==> flow/design.v <==
`timescale 1ns/10ps
module IOTDF( clk, rst, in_en, iot_in, fn_sel, busy, valid, iot_out);
input        clk;
input        rst;
input        in_en;
input  [7:0] iot_in;
input  [2:0] fn_sel;
output     busy;
output reg valid;
output reg [127:0] iot_out;
parameter GRAY2BIN = 3'b001; 
parameter FIR      = 3'b010; 
reg [9:0] counter;
reg [9:0] counter_delay1;
reg [9:0] counter_delay2;
reg [127:0] iot_data;
reg [127:0] prep_to_out;
reg [127:0] prep_to_output;
reg [127:0] wait_to;
always @(posedge clk or posedge rst) begin
    if(rst) begin
        counter <= 0;
    end else if(in_en) begin
        if (counter == 960) counter <= 0;
        else counter <= counter + 1;
    end else begin
        counter <= counter;
    end 
end
always @(posedge clk or posedge rst) begin
    if(rst) begin
        counter_delay1 <= 0;
        counter_delay2 <= 0;
    end else if(in_en) begin
        counter_delay1 <= counter;
        counter_delay2 <= counter_delay1;
    end else begin
        counter_delay1 <= counter_delay1;
        counter_delay2 <= counter_delay2;
    end
end
always @(posedge clk or posedge rst) begin
    if(rst) begin
        iot_data <= 0;
    end else if(in_en) begin
        iot_data[7:0] <= iot_in;
        iot_data[127:8] <= iot_data[119:0];
    end else begin
        iot_data <= iot_data;
    end
end
always @(posedge clk) begin
    if(!rst && in_en) begin
        wait_to <= iot_data;
    end else begin
        wait_to <= wait_to;
    end
end
integer idx;
always @(*) begin
    if(rst) begin
        prep_to_out = 0;
        prep_to_output = 0;
    end else if(in_en) begin
        if(fn_sel == GRAY2BIN) begin
            if (counter_delay1[3:0] == 15) begin
                prep_to_output = 0;
                prep_to_out[127] = iot_data[127];
                for (idx = 126; idx >= 0; idx = idx - 1) begin
                    prep_to_out[idx] = prep_to_out[idx + 1] ^ iot_data[idx];
                end
            end else begin
                prep_to_out = 0;
                prep_to_output = 0;
            end
        end else if(fn_sel == FIR) begin
            if (counter_delay1[3:0] == 15) begin
                prep_to_out = iot_data;
                prep_to_output = 0;
            end else if (counter_delay2[3:0] == 15) begin
                prep_to_out = wait_to;
                prep_to_output[127:120] = (((prep_to_out[127:120] * 8'd5) >> 3)+ 1) >> 1;
                prep_to_output[119:112] = ((((prep_to_out[119:112] * 8'd5)+(prep_to_out[127:120] * 8'd9)) >> 3)+ 1) >> 1;
                prep_to_output[111:104] = ((((prep_to_out[111:104] * 8'd5)+(prep_to_out[119:112] * 8'd9)+(prep_to_out[127:120] * 8'd2)) >>3)+ 1) >> 1;
                prep_to_output[103:96] = ((((prep_to_out[103:96] * 8'd5)+(prep_to_out[111:104] * 8'd9)+(prep_to_out[119:112] * 8'd2)) >>3)+ 1) >> 1;
                prep_to_output[95:88] = ((((prep_to_out[95:88] * 8'd5)+(prep_to_out[103:96] * 8'd9)+(prep_to_out[111:104] * 8'd2)) >>3)+ 1) >> 1;
                prep_to_output[87:80] = ((((prep_to_out[87:80] * 8'd5)+(prep_to_out[95:88] * 8'd9)+(prep_to_out[103:96] * 8'd2)) >>3)+ 1) >> 1;
                prep_to_output[79:72] = ((((prep_to_out[79:72] * 8'd5)+(prep_to_out[87:80] * 8'd9)+(prep_to_out[95:88] * 8'd2)) >>3)+ 1) >> 1;
                prep_to_output[71:64] = ((((prep_to_out[71:64] * 8'd5)+(prep_to_out[79:72] * 8'd9)+(prep_to_out[87:80] * 8'd2)) >>3)+ 1) >> 1;
                prep_to_output[63:56] = ((((prep_to_out[63:56] * 8'd5)+(prep_to_out[71:64] * 8'd9)+(prep_to_out[79:72] * 8'd2)) >>3)+ 1) >> 1;
                prep_to_output[55:48] = ((((prep_to_out[55:48] * 8'd5)+(prep_to_out[63:56] * 8'd9)+(prep_to_out[71:64] * 8'd2)) >>3)+ 1) >> 1;
                prep_to_output[47:40] = ((((prep_to_out[47:40] * 8'd5)+(prep_to_out[55:48] * 8'd9)+(prep_to_out[63:56] * 8'd2)) >>3)+ 1) >> 1;
                prep_to_output[39:32] = ((((prep_to_out[39:32] * 8'd5)+(prep_to_out[47:40] * 8'd9)+(prep_to_out[55:48] * 8'd2)) >>3)+ 1) >> 1;
                prep_to_output[31:24] = ((((prep_to_out[31:24] * 8'd5)+(prep_to_out[39:32] * 8'd9)+(prep_to_out[47:40] * 8'd2)) >>3)+ 1) >> 1;
                prep_to_output[23:16] = ((((prep_to_out[23:16] * 8'd5)+(prep_to_out[31:24] * 8'd9)+(prep_to_out[39:32] * 8'd2)) >>3)+ 1) >> 1;
                prep_to_output[15:8] = ((((prep_to_out[15:8] * 8'd5)+(prep_to_out[23:16] * 8'd9)+(prep_to_out[31:24] * 8'd2)) >>3)+ 1) >> 1;
                prep_to_output[7:0] = ((((prep_to_out[7:0] * 8'd5)+(prep_to_out[15:8] * 8'd9)+(prep_to_out[23:16] * 8'd2)) >>3)+ 1) >> 1;
            end else begin
                prep_to_out = 0;
                prep_to_output = 0;
            end
        end else begin
            prep_to_out = 0;
            prep_to_output = 0;
        end
    end else begin
        prep_to_out = 0;
        prep_to_output = 0;
    end
end
assign busy = 0;
always @(posedge clk or posedge rst) begin
    if(rst) begin
        valid <= 0;
    end else if(in_en) begin
        case(fn_sel)
            GRAY2BIN: begin
                if (counter_delay1[3:0] == 15) begin
                    valid <= 1;
                end else begin
                    valid <= 0;
                end
            end
            FIR: begin
                if (counter_delay2[3:0] == 15) begin
                    valid <= 1;
                end else begin
                    valid <= 0;
                end
            end
            default: begin
                valid <= 0;
            end
        endcase
    end
end
always @(posedge clk or posedge rst) begin
    if(rst) begin
        iot_out <= 0;
    end else if(in_en) begin
        case(fn_sel)
            GRAY2BIN: begin
                if (counter_delay1[3:0] == 15) begin
                    iot_out <= prep_to_out;
                end
            end
            FIR: begin
                if (counter_delay2[3:0] == 15) begin
                    iot_out <= prep_to_output;
                end 
            end
            default: begin
                iot_out <= 1'b0;
            end
        endcase
    end
end
endmodule
Reports on IOTDF

Tool output for the design above before and after an edit, in the order of the flow.
"unedited" refers to lines of the RTL above, "edited" to lines of the edited file.
"difference": "edited" minus "unedited" as printed here. "relative change": 100 x difference / "unedited".
Operators carry their Yosys type and port widths (W data, S select, Z words).
The mark n/a stands for no value.

Top: IOTDF
Clock input: clk
Library: sky130hd
Library corner: tt_025C_1v80

Edit of the RTL

Unified diff, file above to edited file.
The edit is scripted: it alters the design's behaviour and was not made to optimise anything.

```diff
@@ -110,8 +110,6 @@
 end
 assign busy = 0;
-always @(posedge clk or posedge rst) begin
-    if(rst) begin
-        valid <= 0;
-    end else if(in_en) begin
+always @(posedge clk) begin
+    if(in_en) begin
         case(fn_sel)
             GRAY2BIN: begin
```

Elaborated design

Counts by Yosys on the flattened word-level netlist (proc, flatten, opt, wreduce; memories kept). Register bits leave out memories and registers merged into their read ports (data or address). Print and check cells are left out. Cells with the same type and inputs are merged into one.

Cells by class:

| item                             | unedited | edited | difference | relative change (%) |
| add/sub/neg operators            | 46       | 46     | 0          | 0.00 |
| multiply operators               | 31       | 31     | 0          | 0.00 |
| equal/unequal tests              | 7        | 7      | 0          | 0.00 |
| multiplexer cells                | 10       | 10     | 0          | 0.00 |
| bitwise operators                | 127      | 127    | 0          | 0.00 |
| reductions and logical operators | 3        | 3      | 0          | 0.00 |

Unchanged operator kinds not shown: 21.

Bit counts:

| item                       | unedited | edited | difference | relative change (%) |
| bits in registers          | 403      | 403    | 0          | 0.00 |
| output and inout port bits | 130      | 130    | 0          | 0.00 |
| word-level cells           | 232      | 232    | 0          | 0.00 |

Logic depth

Longest topological path by Yosys (ltp), each cell counted once; first at word level (registers and memories cut), then after technology mapping (sequential cells cut; the memories' decode and read muxes count).

Depth:

| item             | unedited | edited | difference | relative change (%) |
| word-level depth | 130      | 130    | 0          | 0.00 |
| ABC_AREA         | 0        | 0      | n/a        | n/a |
| mapped depth     | 19       | 19     | 0          | 0.00 |

After synthesis

Yosys stat after the flow's synthesis: flattened, memories mapped to cells. It holds for the ABC_AREA given above (unset counts as 0); a run with the other value may have another netlist.

Mapped netlist:

| item                   | unedited | edited  | difference | relative change (%) |
| cells in the netlist   | 3183     | 3250    | +67        | +2.10 |
| mapped area (um^2)     | 35298.9  | 35542.8 | +243.9     | +0.69 |
| sequential area (um^2) | 10725.3  | 10730.3 | +5.0       | +0.05 |
| flip-flop cells        | 403      | 403     | 0          | 0.00 |
| buffers                | 70       | 71      | +1         | +1.43 |

Cells by type:

| type                       | unedited | edited | difference | relative change (%) |
| sky130_fd_sc_hd__nor2_1    | 209      | 92     | -117       | -55.98 |
| sky130_fd_sc_hd__nand2_1   | 60       | 160    | +100       | +166.67 |
| sky130_fd_sc_hd__o21ai_0   | 42       | 135    | +93        | +221.43 |
| sky130_fd_sc_hd__a22oi_1   | 5        | 76     | +71        | +1420.00 |
| sky130_fd_sc_hd__a221oi_1  | 67       | 1      | -66        | -98.51 |
| sky130_fd_sc_hd__xnor2_1   | 265      | 238    | -27        | -10.19 |
| sky130_fd_sc_hd__o221ai_1  | 26       | 1      | -25        | -96.15 |
| sky130_fd_sc_hd__o21a_1    | 25       | 2      | -23        | -92.00 |
| sky130_fd_sc_hd__a21oi_1   | 123      | 142    | +19        | +15.45 |
| sky130_fd_sc_hd__xnor3_1   | 20       | 34     | +14        | +70.00 |
| sky130_fd_sc_hd__nor3_1    | 26       | 37     | +11        | +42.31 |
| sky130_fd_sc_hd__a2bb2oi_1 | 6        | 12     | +6         | +100.00 |
| sky130_fd_sc_hd__inv_1     | 548      | 552    | +4         | +0.73 |
| sky130_fd_sc_hd__xnor2_2   | 7        | 3      | -4         | -57.14 |
| sky130_fd_sc_hd__a22o_1    | 7        | 4      | -3         | -42.86 |
| sky130_fd_sc_hd__nor3b_1   | 4        | 1      | -3         | -75.00 |
| sky130_fd_sc_hd__nor2b_1   | 3        | 6      | +3         | +100.00 |
| sky130_fd_sc_hd__o21ai_1   | 1        | 4      | +3         | +300.00 |

Unchanged cell types not shown: 12.
The list need not be complete.

Path before layout

Source: OpenSTA report_checks on the synthesized netlist (no wires, ideal clock, input and output delay 20% of the period each), path of least setup slack; recovery checks are left aside. Register names are those of the netlist, which keeps one name where synthesis merged equal registers.

Path after synthesis:

| item                          | unedited             | edited               | difference | relative change (%) |
| path kind                     | input-to-reg         | input-to-reg         | n/a        | n/a |
| start point                   | input rst            | input rst            | n/a        | n/a |
| end point                     | register iot_out[66] | register iot_out[44] | n/a        | n/a |
| period (ns)                   | 10.0                 | 10.0                 | 0.0        | 0.00 |
| input delay (ns)              | 2.000                | 2.000                | 0.000      | 0.00 |
| library setup time (ns)       | 0.065                | 0.083                | +0.018     | n/a |
| time at the first pin (ns)    | 2.000                | 2.000                | 0.000      | 0.00 |
| arrival (ns)                  | 9.294                | 9.795                | +0.501     | +5.39 |
| setup slack (ns)              | 0.641                | 0.122                | -0.519     | n/a |
| delay of the path (ns)        | 7.359                | 7.878                | +0.519     | +7.05 |
| driving pins on the path      | 5                    | 6                    | +1         | +20.00 |
| synthesis period reached (ns) | 9.359                | 9.878                | +0.519     | +5.55 |

"delay of the path" is the arrival time less input delay plus setup time.
"driving pins on the path" counts driving pins, that of a launching flip-flop among them; a cell with two outputs on the path counts twice.
"synthesis period reached" = period - worst setup slack (recovery checks aside). The figure is calculated, with input and output delays left at 20% of the set period.
The rows between start and end are the longest chain of elaborated cells between them; the timing report does not say that the signal goes this way. Where chains are equally long, one stands for them.
A line is the first line of the expression or statement that the cell stems from. Yosys adds cells for indexed reads and writes and turns some case tables into memories.
A register here has more assigning lines than the two given.

On the way, after synthesis, unedited:
Cell sequence: sky130_fd_sc_hd__inv_1 > sky130_fd_sc_hd__nand2_1 > sky130_fd_sc_hd__clkbuf_1 > sky130_fd_sc_hd__o221ai_1 > sky130_fd_sc_hd__o21a_1
Cells in the longest elaborated chain: 3
Elaborated cells on any way between the ends: 5
RTL lines with such cells: 4

RTL lines, path after synthesis, unedited:

| item            | RTL line | text |
| start, declared | 4        | `input        rst;` |
| $mux W128       | 61       | `if(rst) begin` |
| $mux W128       | 148      | `if (counter_delay2[3:0] == 15) begin` |
| $pmux W128 S2   | 141      | `case(fn_sel)` |
| end, assigned   | 144      | `iot_out <= prep_to_out;` |
| end, assigned   | 149      | `iot_out <= prep_to_output;` |
| end, declared   | 10       | `output reg [127:0] iot_out;` |

On the way, after synthesis, edited:
Cell sequence: sky130_fd_sc_hd__inv_1 > sky130_fd_sc_hd__nand2_1 > sky130_fd_sc_hd__clkbuf_1 > sky130_fd_sc_hd__nor3_1 > sky130_fd_sc_hd__a21oi_1 > sky130_fd_sc_hd__o21ai_0
Cells in the longest elaborated chain: 3
Elaborated cells on any way between the ends: 5
RTL lines with such cells: 4

RTL lines, path after synthesis, edited:

| item            | RTL line | text |
| start, declared | 4        | `input        rst;` |
| $mux W128       | 61       | `if(rst) begin` |
| $mux W128       | 146      | `if (counter_delay2[3:0] == 15) begin` |
| $pmux W128 S2   | 139      | `case(fn_sel)` |
| end, assigned   | 142      | `iot_out <= prep_to_out;` |
| end, assigned   | 147      | `iot_out <= prep_to_output;` |
| end, declared   | 10       | `output reg [127:0] iot_out;` |

Worst path after layout

Path of least setup slack in the final report of the runs of pair 1 (OpenROAD, finished layout, wires in). Where an end is a register, its clock arrival counts in the times.

Path post-layout:

| item                       | unedited               | edited                 | difference | relative change (%) |
| path kind                  | reg-to-reg             | reg-to-reg             | n/a        | n/a |
| start point                | register iot_data[125] | register iot_data[119] | n/a        | n/a |
| end point                  | register iot_out[16]   | register iot_out[0]    | n/a        | n/a |
| period (ns)                | 10.0                   | 10.0                   | 0.0        | 0.00 |
| library setup time (ns)    | 0.12                   | 0.11                   | -0.01      | n/a |
| time at the first pin (ns) | 0.58                   | 0.58                   | 0.00       | 0.00 |
| arrival (ns)               | 5.53                   | 5.45                   | -0.08      | -1.45 |
| setup slack (ns)           | 4.93                   | 5.02                   | +0.09      | n/a |
| driving pins on the path   | 13                     | 13                     | 0          | 0.00 |

The rows between start and end are the longest chain of elaborated cells between them; the timing report does not say that the signal goes this way. Where chains are equally long, one stands for them.
A register here has more assigning lines than the two given.

On the way, post-layout, unedited:
Cell sequence: sky130_fd_sc_hd__dfrtp_1 > sky130_fd_sc_hd__xor3_1 > sky130_fd_sc_hd__xnor3_1 > sky130_fd_sc_hd__xnor2_1 > sky130_fd_sc_hd__xnor3_1 > sky130_fd_sc_hd__xnor2_2 > sky130_fd_sc_hd__xnor3_1 > sky130_fd_sc_hd__xnor3_2 > sky130_fd_sc_hd__xor3_2 > sky130_fd_sc_hd__xor2_1 > sky130_fd_sc_hd__xor2_1 > sky130_fd_sc_hd__a221oi_1 > sky130_fd_sc_hd__nor2_1
Cells in the longest elaborated chain: 113
Elaborated cells on any way between the ends: 113
RTL lines with such cells: 4

RTL lines, path post-layout, unedited:

| item                         | RTL line | text |
| start, declared              | 16       | `reg [127:0] iot_data;` |
| start, assigned              | 47       | `iot_data[127:8] <= iot_data[119:0];` |
| start, assigned              | 49       | `iot_data <= iot_data;` |
| $xor A1 B1 Y1 (110 in a row) | 70       | `prep_to_out[idx] = prep_to_out[idx + 1] ^ iot_data[idx];` |
| $mux W128                    | 61       | `if(rst) begin` |
| $mux W128                    | 143      | `if (counter_delay1[3:0] == 15) begin` |
| $pmux W128 S2                | 141      | `case(fn_sel)` |
| end, assigned                | 144      | `iot_out <= prep_to_out;` |
| end, assigned                | 149      | `iot_out <= prep_to_output;` |
| end, declared                | 10       | `output reg [127:0] iot_out;` |

On the way, post-layout, edited:
Cell sequence: sky130_fd_sc_hd__dfrtp_1 > sky130_fd_sc_hd__xnor2_1 > sky130_fd_sc_hd__xnor3_1 > sky130_fd_sc_hd__xor2_1 > sky130_fd_sc_hd__xnor3_2 > sky130_fd_sc_hd__xnor3_2 > sky130_fd_sc_hd__xnor3_4 > sky130_fd_sc_hd__xor2_4 > sky130_fd_sc_hd__xor2_2 > sky130_fd_sc_hd__xnor2_2 > sky130_fd_sc_hd__xor2_2 > sky130_fd_sc_hd__o221ai_1 > sky130_fd_sc_hd__o21a_1
Cells in the longest elaborated chain: 123
Elaborated cells on any way between the ends: 123
RTL lines with such cells: 4

RTL lines, path post-layout, edited:

| item                         | RTL line | text |
| start, declared              | 16       | `reg [127:0] iot_data;` |
| start, assigned              | 47       | `iot_data[127:8] <= iot_data[119:0];` |
| start, assigned              | 49       | `iot_data <= iot_data;` |
| $xor A1 B1 Y1 (120 in a row) | 70       | `prep_to_out[idx] = prep_to_out[idx + 1] ^ iot_data[idx];` |
| $mux W128                    | 61       | `if(rst) begin` |
| $mux W128                    | 141      | `if (counter_delay1[3:0] == 15) begin` |
| $pmux W128 S2                | 139      | `case(fn_sel)` |
| end, assigned                | 142      | `iot_out <= prep_to_out;` |
| end, assigned                | 147      | `iot_out <= prep_to_output;` |
| end, declared                | 10       | `output reg [127:0] iot_out;` |

Measured runs

Runs of the flow (Yosys, OpenROAD) on both versions; the two runs of a pair have the same settings. The constraints put input and output delay at 20% of the set period each and load the outputs with 0.01 pF.

Flow settings, pair 1:
CORE_UTILIZATION: 40
PLACE_DENSITY: 0.6
period_ns: 10.0
CAP_MARGIN: 20
CORE_MARGIN: 2
SLEW_MARGIN: 20

Final reports, pair 1:

| item                                                     | unedited | edited  | difference | relative change (%) |
| chip area in the Yosys report (um^2)                     | 35298.9  | 35542.8 | +243.9     | +0.69 |
| area inside the die boundary (um^2)                      | 90640.1  | 91258.4 | +618.3     | +0.68 |
| area of the standard cells in the finished layout (um^2) | 39816.9  | 39820.7 | +3.8       | +0.01 |
| utilization in the final report                          | 0.457    | 0.451   | -0.006     | n/a |
| worst setup slack after layout (ns)                      | 4.928    | 5.023   | +0.095     | n/a |
| smallest hold slack (ns)                                 | 0.491    | 0.464   | -0.027     | n/a |

Flow settings, pair 2:
ABC_AREA: 1
CELL_PAD_IN_SITES_DETAIL_PLACEMENT: 0
CORE_ASPECT_RATIO: 1.6
CORE_MARGIN: 5
CORE_UTILIZATION: 57
CTS_CLUSTER_DIAMETER: 192
CTS_CLUSTER_SIZE: 11
GPL_ROUTABILITY_DRIVEN: 1
GPL_TIMING_DRIVEN: 1
HOLD_SLACK_MARGIN: -0.0
MAX_ROUTING_LAYER: met4
PLACE_DENSITY_LB_ADDON: 0.0
SLEW_MARGIN: 0
period_ns: 4.04
CAP_MARGIN: 20

Final reports, pair 2:

| item                                                     | unedited | edited  | difference | relative change (%) |
| chip area in the Yosys report (um^2)                     | 36251.0  | 36247.3 | -3.7       | -0.01 |
| area inside the die boundary (um^2)                      | 68881.7  | 68874.2 | -7.5       | -0.01 |
| area of the standard cells in the finished layout (um^2) | 51321.7  | 51291.7 | -30.0      | -0.06 |
| utilization in the final report                          | 0.81     | 0.809   | -0.001     | n/a |
| worst setup slack after layout (ns)                      | -14.132  | -14.168 | -0.036     | n/a |
| smallest hold slack (ns)                                 | 0.481    | 0.478   | -0.003     | n/a |
